==> flow/design.v <==
`timescale 1ns/10ps
module SVD (
    clk,
    rst,
    we,
    oe,
    data_i,
    element_sel,
    ready,
    data_o_UV,
    data_o_S
);
input                clk;
input                rst;
input                we;
input                oe;
input         [1:0]  element_sel;
input         [4:0]  data_i;
output reg           ready;
output        [7:0]  data_o_UV;
output        [6:0]  data_o_S;
parameter STAND_BY   = 3'd0;
parameter DATA_IN    = 3'd1;
parameter CACULATION = 3'd2;
parameter READY      = 3'd3;
parameter DATA_OUT   = 3'd4;
parameter INPUT_0    = 2'd0;
parameter INPUT_1    = 2'd1;
parameter INPUT_2    = 2'd2;
parameter INPUT_3    = 2'd3;
parameter OUTPUT_0   = 2'd0;
parameter OUTPUT_1   = 2'd1;
parameter OUTPUT_2   = 2'd2;
parameter OUTPUT_3   = 2'd3;
wire                 next_start;
wire                 next_output_bit_sel;
wire                 finish;
wire                 ready_next;
reg           [2:0]  state;
reg           [2:0]  next_state;
reg                  start;
reg                  output_bit_sel;
reg           [2:0]  element_cnt;
reg           [2:0]  next_element_cnt;
reg    signed [9:0]  a0_i;
reg    signed [9:0]  a1_i;
reg    signed [9:0]  a2_i;
reg    signed [9:0]  a3_i;
reg    signed [9:0]  next_a0_i;
reg    signed [9:0]  next_a1_i;
reg    signed [9:0]  next_a2_i;
reg    signed [9:0]  next_a3_i;
reg           [7:0]  data_o_UV_r;
reg           [6:0]  data_o_S_r;
wire   signed [13:0] S0, S1, S2, S3;         
wire   signed [7:0]  U0, U1, U2, U3;
wire   signed [7:0]  V0, V1, V2, V3;
reg    signed [10:0] U[0:1][0:1],            
                     U_next[0:1][0:1],
                     V[0:1][0:1],
                     V_next[0:1][0:1];
reg    signed [17:0] S[0:1][0:1],            
                     S_next[0:1][0:1];
reg                  uv_count;
wire                 uv_count_next;
reg           [3:0]  i_count;
wire          [3:0]  i_count_next;
reg                  ref_count;
wire                 ref_count_next;
reg           [1:0]  state_c, 
                     state_c_next;
reg    signed [26:0] temp_S[0:1][0:1];
reg    signed [19:0] temp_U[0:1][0:1],
                     temp_V[0:1][0:1];
parameter UV_COUNT  = 1'd1;
parameter I_COUNT   = 4'd9;
parameter REF_COUNT = 1'd1;
parameter WAIT      = 2'd0;
parameter ROTATE    = 2'd1;
parameter MULTIPLY  = 2'd2;
parameter REFLECT   = 2'd3;
wire signed [17:0] KS  = 18'b0_0000_0000_010_111_100;
wire signed [10:0] KUV = 11'b0_0_100_110_101;
integer i, j;
assign next_start  = (element_cnt == 3'd3 && next_element_cnt == 3'd4)? 1'd1 : 1'd0;
assign next_output_bit_sel = (state == DATA_OUT || state == DATA_IN)? ~output_bit_sel : 1'd0; 
assign finish = (state == DATA_OUT && element_sel == OUTPUT_3 && output_bit_sel == 1'd1)? 1'd1 : 1'd0;
assign data_o_UV   = data_o_UV_r;
assign data_o_S   = data_o_S_r;
always@(*) begin
    case(state)
        STAND_BY:begin
            if(we == 1'd1) next_state = DATA_IN;
            else next_state = STAND_BY;
        end
        DATA_IN:begin
            if(start == 1'd1) next_state = CACULATION;
            else next_state = DATA_IN;
        end
        CACULATION:begin
            if(ready == 1'd1) next_state = READY;
            else next_state = CACULATION;
        end
        READY:begin
            if(oe == 1'd1) next_state = DATA_OUT;
            else next_state = READY;
        end
        DATA_OUT:begin
            if(finish == 1'd1) next_state = STAND_BY;
            else next_state = DATA_OUT;
        end
        default:next_state = state;
    endcase
end
always@(*) begin
    next_a0_i        = a0_i;
    next_a1_i        = a1_i;
    next_a2_i        = a2_i;
    next_a3_i        = a3_i;
    next_element_cnt = 3'd0;
    data_o_UV_r      = 8'd0;
    data_o_S_r       = 7'd0;
    case(state)
        DATA_IN:begin
            case(element_sel)
                INPUT_0: begin
                    if(output_bit_sel == 1'd0) begin
                        next_a0_i[4:0] = data_i;
                        next_element_cnt = element_cnt;
                    end
                    else begin
                        next_a0_i[9:5] = data_i;
                        next_element_cnt = element_cnt + 3'd1;
                    end
                end
                INPUT_1:begin
                    if(output_bit_sel == 1'd0) begin
                        next_a1_i[4:0] = data_i;
                        next_element_cnt = element_cnt;
                    end
                    else begin
                        next_a1_i[9:5] = data_i;
                        next_element_cnt = element_cnt + 3'd1;
                    end
                end
                INPUT_2:begin
                    if(output_bit_sel == 1'd0) begin
                        next_a2_i[4:0] = data_i;
                        next_element_cnt = element_cnt;
                    end
                    else begin
                        next_a2_i[9:5] = data_i;
                        next_element_cnt = element_cnt + 3'd1;
                    end
                end
                INPUT_3:begin 
                    if(output_bit_sel == 1'd0) begin
                        next_a3_i[4:0] = data_i;
                        next_element_cnt = element_cnt;
                    end
                    else begin
                        next_a3_i[9:5] = data_i;
                        next_element_cnt = element_cnt + 3'd1;
                    end
                end
            endcase
        end
        DATA_OUT:begin
            case(element_sel)
                OUTPUT_0: begin
                    if(output_bit_sel == 1'd0) begin
                        data_o_UV_r = U0[7:0];
                        data_o_S_r  = S0[6:0];
                    end
                    else begin
                        data_o_UV_r = V0[7:0];
                        data_o_S_r  = S0[13:7];
                    end
                end
                OUTPUT_1: begin
                    if(output_bit_sel == 1'd0) begin
                        data_o_UV_r = U1[7:0];
                        data_o_S_r  = S1[6:0];
                    end
                    else begin
                        data_o_UV_r = V1[7:0];
                        data_o_S_r  = S1[13:7];
                    end
                end
                OUTPUT_2: begin
                    if(output_bit_sel == 1'd0) begin
                        data_o_UV_r = U2[7:0];
                        data_o_S_r  = S2[6:0];
                    end
                    else begin
                        data_o_UV_r = V2[7:0];
                        data_o_S_r  = S2[13:7];
                    end
                end
                OUTPUT_3: begin
                    if(output_bit_sel == 1'd0) begin
                        data_o_UV_r = U3[7:0];
                        data_o_S_r  = S3[6:0];
                    end
                    else begin
                        data_o_UV_r = V3[7:0];
                        data_o_S_r  = S3[13:7];
                    end
                end
            endcase
        end
        default:begin
            next_a0_i        = a0_i;
            next_a1_i        = a1_i;
            next_a2_i        = a2_i;
            next_a3_i        = a3_i;
            next_element_cnt = 3'd0;
            data_o_UV_r      = 8'd0;
            data_o_S_r       = 7'd0;
        end
    endcase
end
assign uv_count_next  = (state_c == WAIT)? 1'd0: uv_count + 1'b1;
assign i_count_next   = (start == 1'd1 || (uv_count == UV_COUNT && i_count == I_COUNT))? 
                            4'd0: (uv_count == UV_COUNT)? i_count + 4'd1: i_count;
assign ref_count_next = (state_c == MULTIPLY && state_c_next == REFLECT)? 1'd0: ~ref_count;
assign ready_next = (start == 1'd1)? 1'd0: (state_c == REFLECT && ref_count == REF_COUNT)? 1'd1: ready;
assign S0 = S[0][0] >>> 4;
assign S1 = S[0][1] >>> 4;
assign S2 = S[1][0] >>> 4;
assign S3 = S[1][1] >>> 4;
assign U0 = U[0][0] >>> 3;
assign U1 = U[0][1] >>> 3;
assign U2 = U[1][0] >>> 3;
assign U3 = U[1][1] >>> 3;
assign V0 = V[0][0] >>> 3;
assign V1 = V[0][1] >>> 3;
assign V2 = V[1][0] >>> 3;
assign V3 = V[1][1] >>> 3;
always@(*) begin
    state_c_next = state_c;
    case(state_c)
        WAIT:     if(start == 1'd1) state_c_next = ROTATE;
        ROTATE:   if(uv_count == UV_COUNT && i_count == I_COUNT) state_c_next = MULTIPLY;
        MULTIPLY: state_c_next = REFLECT;
        REFLECT:  if(ref_count == REF_COUNT) state_c_next = WAIT;
    endcase
end
always@(*) begin
    temp_S[0][0] = 27'd0;
    temp_S[0][1] = 27'd0;
    temp_S[1][0] = 27'd0;
    temp_S[1][1] = 27'd0;
    temp_U[0][0] = 20'd0;
    temp_U[0][1] = 20'd0;
    temp_U[1][0] = 20'd0;
    temp_U[1][1] = 20'd0;
    temp_V[0][0] = 20'd0;
    temp_V[0][1] = 20'd0;
    temp_V[1][0] = 20'd0;
    temp_V[1][1] = 20'd0;
    S_next[0][0] = S[0][0];
    S_next[0][1] = S[0][1];
    S_next[1][0] = S[1][0];
    S_next[1][1] = S[1][1];
    U_next[0][0] = U[0][0];
    U_next[0][1] = U[0][1];
    U_next[1][0] = U[1][0];
    U_next[1][1] = U[1][1];
    V_next[0][0] = V[0][0];
    V_next[0][1] = V[0][1];
    V_next[1][0] = V[1][0];
    V_next[1][1] = V[1][1];
    case(state_c)
        WAIT: begin
            if(start == 1'd1) begin
                S_next[0][0] = $signed({ {2{a0_i[9]}}, a0_i[8:0], 7'b0 });
                S_next[0][1] = $signed({ {2{a1_i[9]}}, a1_i[8:0], 7'b0 });
                S_next[1][0] = $signed({ {2{a2_i[9]}}, a2_i[8:0], 7'b0 });
                S_next[1][1] = $signed({ {2{a3_i[9]}}, a3_i[8:0], 7'b0 });
                U_next[0][0] = 11'd512;
                U_next[0][1] = 11'd0;
                U_next[1][0] = 11'd0;
                U_next[1][1] = 11'd512;
                V_next[0][0] = 11'd512;
                V_next[0][1] = 11'd0;
                V_next[1][0] = 11'd0;
                V_next[1][1] = 11'd512;
            end
        end
        ROTATE: begin
            if(uv_count == 1'd0 && S[1][0] != $signed(18'd0)) begin  
                if(S[0][0][17] ^ S[1][0][17]) begin
                    S_next[0][0] = S[0][0] - (S[1][0] >>> i_count);
                    S_next[1][0] = S[1][0] + (S[0][0] >>> i_count);
                    S_next[0][1] = S[0][1] - (S[1][1] >>> i_count);
                    S_next[1][1] = S[1][1] + (S[0][1] >>> i_count);
                    U_next[0][0] = U[0][0] - (U[0][1] >>> i_count);
                    U_next[0][1] = U[0][1] + (U[0][0] >>> i_count);
                    U_next[1][0] = U[1][0] - (U[1][1] >>> i_count);
                    U_next[1][1] = U[1][1] + (U[1][0] >>> i_count);
                end
                else begin
                    S_next[0][0] = S[0][0] + (S[1][0] >>> i_count);
                    S_next[1][0] = S[1][0] - (S[0][0] >>> i_count);
                    S_next[0][1] = S[0][1] + (S[1][1] >>> i_count);
                    S_next[1][1] = S[1][1] - (S[0][1] >>> i_count);
                    U_next[0][0] = U[0][0] + (U[0][1] >>> i_count);
                    U_next[0][1] = U[0][1] - (U[0][0] >>> i_count);
                    U_next[1][0] = U[1][0] + (U[1][1] >>> i_count);
                    U_next[1][1] = U[1][1] - (U[1][0] >>> i_count);
                end
            end
            else if(uv_count == 1'd1 && S[0][1] != $signed(18'd0))begin
                if(S[0][0][17] ^ S[0][1][17]) begin  
                    S_next[0][0] = S[0][0] - (S[0][1] >>> i_count);
                    S_next[0][1] = S[0][1] + (S[0][0] >>> i_count);
                    S_next[1][0] = S[1][0] - (S[1][1] >>> i_count);
                    S_next[1][1] = S[1][1] + (S[1][0] >>> i_count);
                    V_next[0][0] = V[0][0] - (V[0][1] >>> i_count);
                    V_next[0][1] = V[0][1] + (V[0][0] >>> i_count);
                    V_next[1][0] = V[1][0] - (V[1][1] >>> i_count);
                    V_next[1][1] = V[1][1] + (V[1][0] >>> i_count);
                end
                else begin
                    S_next[0][0] = S[0][0] + (S[0][1] >>> i_count);
                    S_next[0][1] = S[0][1] - (S[0][0] >>> i_count);
                    S_next[1][0] = S[1][0] + (S[1][1] >>> i_count);
                    S_next[1][1] = S[1][1] - (S[1][0] >>> i_count);
                    V_next[0][0] = V[0][0] + (V[0][1] >>> i_count);
                    V_next[0][1] = V[0][1] - (V[0][0] >>> i_count);
                    V_next[1][0] = V[1][0] + (V[1][1] >>> i_count);
                    V_next[1][1] = V[1][1] - (V[1][0] >>> i_count);
                end
            end
        end
        MULTIPLY: begin
            temp_S[0][0] = KS * S[0][0];
            temp_S[0][1] = KS * S[0][1];
            temp_S[1][0] = KS * S[1][0];
            temp_S[1][1] = KS * S[1][1];
            temp_U[0][0] = KUV * U[0][0];
            temp_U[0][1] = KUV * U[0][1];
            temp_U[1][0] = KUV * U[1][0];
            temp_U[1][1] = KUV * U[1][1];
            temp_V[0][0] = KUV * V[0][0];
            temp_V[0][1] = KUV * V[0][1];
            temp_V[1][0] = KUV * V[1][0];
            temp_V[1][1] = KUV * V[1][1];
            S_next[0][0] = temp_S[0][0] >>> 9; 
            S_next[0][1] = temp_S[0][1] >>> 9; 
            S_next[1][0] = temp_S[1][0] >>> 9; 
            S_next[1][1] = temp_S[1][1] >>> 9; 
            U_next[0][0] = temp_U[0][0] >>> 9; 
            U_next[0][1] = temp_U[0][1] >>> 9; 
            U_next[1][0] = temp_U[1][0] >>> 9; 
            U_next[1][1] = temp_U[1][1] >>> 9; 
            V_next[0][0] = temp_V[0][0] >>> 9; 
            V_next[0][1] = temp_V[0][1] >>> 9; 
            V_next[1][0] = temp_V[1][0] >>> 9; 
            V_next[1][1] = temp_V[1][1] >>> 9; 
        end
        REFLECT: begin
            if(S[ref_count][ref_count][17] == 1'd1) begin
                S_next[0][ref_count] = $signed(~S[0][ref_count] + 18'd1);
                S_next[1][ref_count] = $signed(~S[1][ref_count] + 18'd1);
                V_next[0][ref_count] = $signed(~V[0][ref_count] + 11'd1);
                V_next[1][ref_count] = $signed(~V[1][ref_count] + 11'd1);
            end
        end
    endcase
end
always@(posedge clk or negedge rst) begin
	if(!rst) begin
        state           <= STAND_BY;
        start           <= 1'd0;
        element_cnt     <= 3'd0;
        output_bit_sel  <= 1'd0;
        a0_i            <= 10'd0;
        a1_i            <= 10'd0;
        a2_i            <= 10'd0;
        a3_i            <= 10'd0;
        for(i = 0; i != 2; i = i + 1) begin
            for(j = 0; j != 2; j = j + 1) begin
                S[i][j] <= 18'd0;
                U[i][j] <= 11'd0;
                V[i][j] <= 11'd0;
            end
        end
        ready           <= 1'd1;
        uv_count        <= 1'd0;
        i_count         <= 4'd0;
        ref_count       <= 1'd0;
        state_c         <= WAIT;
	end
	else begin
        state           <= next_state;
        start           <= next_start;
        element_cnt     <= next_element_cnt;
        output_bit_sel  <= next_output_bit_sel;
        a0_i            <= next_a0_i;
        a1_i            <= next_a1_i;
        a2_i            <= next_a2_i;
        a3_i            <= next_a3_i;
        for(i = 0; i != 2; i = i + 1) begin
            for(j = 0; j != 2; j = j + 1) begin
                S[i][j] <= S_next[i][j];
                U[i][j] <= U_next[i][j];
                V[i][j] <= V_next[i][j];
            end
        end
        ready           <= ready_next;
        uv_count        <= uv_count_next;
        i_count         <= i_count_next;
        ref_count       <= ref_count_next;
        state_c         <= state_c_next;
	end
end
endmodule
==> Step by step through the tools: SVD <==
The steps from the RTL of SVD to its reports follow in flow order.
Line numbers count from 1 in the design file above.
Library cell names are shortened.
{ "design": {"top_module": "SVD", "clock_port": "clk", "lib": "sky130hd", "pvt_corner": "tt_025C_1v80"} }

==> Word-level counts <==
Source: Yosys, flattened and elaborated. Widths are those after wreduce. Registers that Yosys merges into a memory's read port (data or address) are not register bits. Print and check cells do not count. Equal cells are merged and count once.
{ "word_totals": {"register_bits": 217, "input_bits": 11, "output_inout_bits": 16, "elab_cells": 322} }
{ "classes": {"n_addsub": 41, "n_mul": 12, "eq_ne": 38, "n_shift": 12, "mux": 128, "n_logic": 14, "reduce_and_logical": 48} }
{ "op_table": {"columns": ["op", "n"], "rows": [
  ["10-bit by 11-bit multiplier with 20-bit output with constant A", 8],
  ["7-bit by 18-bit multiplier with 25-bit output with constant A", 4],
  ["18-bit 2-to-1 mux", 33],
  ["18-bit case mux with 4-bit select", 6],
  ["11-bit 2-to-1 mux", 34],
  ["11-bit case mux with 4-bit select", 5],
  ["18-bit adder", 8],
  ["18-bit subtractor", 8],
  ["11-bit case mux with 3-bit select", 4],
  ["18-bit case mux with 2-bit select", 3],
  ["11-bit adder", 8],
  ["11-bit subtractor", 8],
  ["11-bit by 4-bit >>> shifter with 11-bit output", 8],
  ["18-bit by 4-bit >>> shifter with 18-bit output", 4],
  ["11-bit case mux with 2-bit select", 3],
  ["10-bit 2-to-1 mux", 4],
  ["8-bit 2-to-1 mux", 5],
  ["18-bit by 1-bit adder with 18-bit output with constant B", 2],
  ["18-bit NOT", 2],
  ["18-bit nonzero test", 2],
  ["7-bit 2-to-1 mux", 5],
  ["8-bit case mux with 4-bit select", 1],
  ["7-bit case mux with 4-bit select", 1],
  ["3-bit AND reduction", 9],
  ["2-bit != test with constant B", 13],
  ["3-bit OR reduction", 8],
  ["11-bit by 1-bit adder with 11-bit output with constant B", 2],
  ["11-bit NOT", 2]
]} }
Not listed: further kinds 31, cells in them 93.

==> Logic depth <==
Depth = most cells in a row (Yosys ltp): at word level without a register or memory, in the mapped netlist without a sequential cell, where the memories' decode and read muxes count.
{ "logic_depth": {"word_depth": 12, "ABC_AREA": 0, "mapped_depth": 32, "mapped_depth_nobuf": 28} }

==> Netlist <==
The flow's flattened synthesis, as Yosys stat reports it; memories are mapped. The netlist is that of the ABC_AREA named above (0 if unset); the other value can give another one.
{ "synth_totals": {"stdcells": 5994, "mapped_area_um2": 51957.3, "seqArea_um2": 5534.1, "ffs": 221, "buf_cells": 258} }
{ "types": {"columns": ["cell_type", "n", "area_total_um2"], "rows": [
  ["ha_1", 776, 9.71E+03],
  ["fa_1", 428, 8.57E+03],
  ["dfrtp_1", 218, 5.46E+03],
  ["xnor2_1", 375, 3284.4],
  ["inv_1", 703, 2.64E+03],
  ["mux2i_1", 206, 2.06E+03],
  ["mux4_2", 88, 1.98E+03],
  ["a21oi_1", 364, 1.82E+03],
  ["nand2_1", 478, 1.79E+03],
  ["o21ai_0", 351, 1.76E+03],
  ["xor2_1", 186, 1.63E+03],
  ["nor2_1", 430, 1.61E+03],
  ["mux2_2", 68, 765.734],
  ["clkbuf_1", 191, 716.938],
  ["a21o_1", 76, 570.547],
  ["a221oi_1", 54, 472.954],
  ["nor3_1", 79, 395.379],
  ["nand3_1", 69, 345.331]
]} }
Not listed: further types 82, cells in them 854.

==> Path before layout <==
Path of least setup slack by OpenSTA after synthesis, without wires, with an ideal clock, recovery checks aside; 20% of the period is set as input and as output delay. Where synthesis merged equal registers, the netlist keeps one of their names.
{ "synth_timing": {"kind": "reg2reg", "startpoint": "register i_count[3]", "endpoint": "register S", "clock_period_ns": 8.0, "setup_time_ns": 0.149, "t_first_pin_ns": 0.000, "t_arrival_ns": 6.199, "required_time_ns": 7.851, "path_slack_ns": 1.652, "delay_ns": 6.348, "path_stages": 31, "n_path_buf": 5, "period_less_setup_slack_ns": 6.348} }
"delay_ns" is the arrival time less input delay plus setup time.
"path_stages" counts driving pins, that of a launching flip-flop among them; a cell with two outputs on the path counts twice.
"period_less_setup_slack_ns" is the clock period less the worst setup slack; recovery checks do not enter. This is arithmetic on one report: input and output delays are still those of the set period (20% each).
Where an end lacks its bit number, it is one bit of the signal, or one of the new flip-flops if synthesis recoded a state register.
The rows between start and end are the longest chain of elaborated cells between them; the timing report does not say that the signal goes this way. Where chains are equally long, one stands for them.
A line is the first line of the expression or statement that the cell stems from. Yosys adds cells for indexed reads and writes and turns some case tables into memories.
{ "synth_via": {"path_cell_list": "dfrtp_1 -> buf_2 -> inv_1 -> buf_2 -> buf_2 -> clkbuf_1 -> buf_2 -> mux2i_1 -> mux2_2 -> ha_1 -> inv_1 -> nor2_1 -> or4_1 -> a211o_1 -> a211o_1 -> nand3b_4 -> or2_1 -> nor2_1 -> xnor2_1 -> o21ai_1 -> ha_1 -> or3_1 -> nor3_1 -> nor4b_1 -> o21ai_0 -> o221ai_1 -> a31o_2 -> nand4_1 -> o31ai_1 -> a311oi_1 -> a41oi_1", "elab_chain_len": 6, "cells_between": 11, "cone_classes": "4 x add/sub; 2 x shift; 5 x mux"} }
{ "synth_lines": {"columns": ["item", "line_no", "text"], "rows": [
  ["from (decl)", 66, "reg           [3:0]  i_count;"],
  ["from (assign)", 392, "i_count         <= 4'd0;"],
  ["from (assign)", 414, "i_count         <= i_count_next;"],
  ["18-bit by 4-bit >>> shifter with 18-bit output", 327, "S_next[0][1] = S[0][1] - (S[0][0] >>> i_count);"],
  ["18-bit subtractor", 327, null],
  ["18-bit 2-to-1 mux", 315, "if(S[0][0][17] ^ S[0][1][17]) begin"],
  ["18-bit 2-to-1 mux", 314, "else if(uv_count == 1'd1 && S[0][1] != $signed(18'd0))begin"],
  ["18-bit 2-to-1 mux", 292, "if(uv_count == 1'd0 && S[1][0] != $signed(18'd0)) begin"],
  ["18-bit case mux with 4-bit select", 274, "case(state_c)"],
  ["to (assign)", 385, "S[i][j] <= 18'd0;"],
  ["to (assign)", 407, "S[i][j] <= S_next[i][j];"],
  ["to (decl)", 62, "reg    signed [17:0] S[0:1][0:1],"]
]} }

==> Path in the finished layout <==
Path of least setup slack in the final report of job 1 (OpenROAD, finished layout, wires in). Where an end is a register, its clock arrival counts in the times.
{ "layout_timing": {"kind": "reg2reg", "startpoint": "register i_count[1]", "endpoint": "register S", "clock_period_ns": 7.67, "setup_time_ns": 0.07, "t_first_pin_ns": 0.58, "t_arrival_ns": 7.70, "required_time_ns": 8.19, "path_slack_ns": 0.49, "path_stages": 25, "n_path_buf": 1} }
Where an end lacks its bit number, it is one bit of the signal, or one of the new flip-flops if synthesis recoded a state register.
The rows between start and end are the longest chain of elaborated cells between them; the timing report does not say that the signal goes this way. Where chains are equally long, one stands for them.
{ "layout_via": {"path_cell_list": "dfrtp_4 -> buf_12 -> mux4_2 -> nand2_1 -> o21ai_0 -> o21ai_0 -> ha_1 -> nand2_1 -> o22ai_1 -> nor2b_1 -> nand4_1 -> a211oi_1 -> o221ai_1 -> nand2b_1 -> nor3_1 -> xnor2_1 -> a21oi_1 -> ha_1 -> a21o_1 -> a41oi_1 -> o21ai_0 -> o41ai_1 -> nor3b_1 -> mux2i_1 -> o21ai_1", "elab_chain_len": 6, "cells_between": 11, "cone_classes": "4 x add/sub; 2 x shift; 5 x mux"} }
{ "layout_lines": {"columns": ["item", "line_no", "text"], "rows": [
  ["from (decl)", 66, "reg           [3:0]  i_count;"],
  ["from (assign)", 392, "i_count         <= 4'd0;"],
  ["from (assign)", 414, "i_count         <= i_count_next;"],
  ["18-bit by 4-bit >>> shifter with 18-bit output", 328, "S_next[1][0] = S[1][0] + (S[1][1] >>> i_count);"],
  ["18-bit adder", 328, null],
  ["18-bit 2-to-1 mux", 315, "if(S[0][0][17] ^ S[0][1][17]) begin"],
  ["18-bit 2-to-1 mux", 314, "else if(uv_count == 1'd1 && S[0][1] != $signed(18'd0))begin"],
  ["18-bit 2-to-1 mux", 292, "if(uv_count == 1'd0 && S[1][0] != $signed(18'd0)) begin"],
  ["18-bit case mux with 4-bit select", 274, "case(state_c)"],
  ["to (assign)", 385, "S[i][j] <= 18'd0;"],
  ["to (assign)", 407, "S[i][j] <= S_next[i][j];"],
  ["to (decl)", 62, "reg    signed [17:0] S[0:1][0:1],"]
]} }

Wiki page: SVD / flow data

Record of 2 stored runs of the RTL-to-layout flow on SVD, platform sky130hd. The runs are unordered. Constraints: input delay and output delay 20% of the set period each, output load 0.01 pF.
By "achieved clock period (ns)" is meant the clock period of the run minus its worst setup slack. This is arithmetic on one report: input and output delays are still those of the set period (20% each).
"worst setup path time (ns)": the worst setup path's part of the clock period (all of it between registers, 20% less for each end at a port) less its slack. A launch clock that arrives late makes it longer, a capture clock that arrives late makes it shorter.

settings of job 1
{
  "CAP_MARGIN": 15,
  "CELL_PAD_IN_SITES_DETAIL_PLACEMENT": 2,
  "CELL_PAD_IN_SITES_GLOBAL_PLACEMENT": 0,
  "CORE_MARGIN": 7,
  "CTS_CLUSTER_DIAMETER": 133,
  "CTS_CLUSTER_SIZE": 18,
  "GPL_ROUTABILITY_DRIVEN": 0,
  "GPL_TIMING_DRIVEN": 1,
  "HOLD_SLACK_MARGIN": 0.09,
  "PLACE_DENSITY_LB_ADDON": 0.13,
  "SLEW_MARGIN": 0,
  "period_ns": 7.67,
  "CORE_UTILIZATION": 40
}
report of job 1
yosys chip area after synthesis (um^2): 51957.3
finish__design__die__area: 140179.0
finish__design__instance__area__stdcell: 55167.9
finish__design__instance__utilization: 0.4271
finish__timing__setup__ws: 0.489
finish__timing__setup__tns: 0.000
finish__timing__hold__ws: 0.501
achieved clock period (ns): 7.181
worst setup path time (ns): 7.18
worst setup path kind: reg2reg

settings of job 2
{
  "ABC_AREA": 1,
  "CAP_MARGIN": 20,
  "CORE_ASPECT_RATIO": 0.51,
  "CTS_CLUSTER_DIAMETER": 164,
  "CTS_CLUSTER_SIZE": 31,
  "GPL_ROUTABILITY_DRIVEN": 1,
  "MIN_ROUTING_LAYER": "met2",
  "SETUP_SLACK_MARGIN": -0.28,
  "SLEW_MARGIN": 30,
  "period_ns": 8.0,
  "CORE_MARGIN": 2,
  "CORE_UTILIZATION": 40
}
report of job 2: did not finish, route, GRT-0116
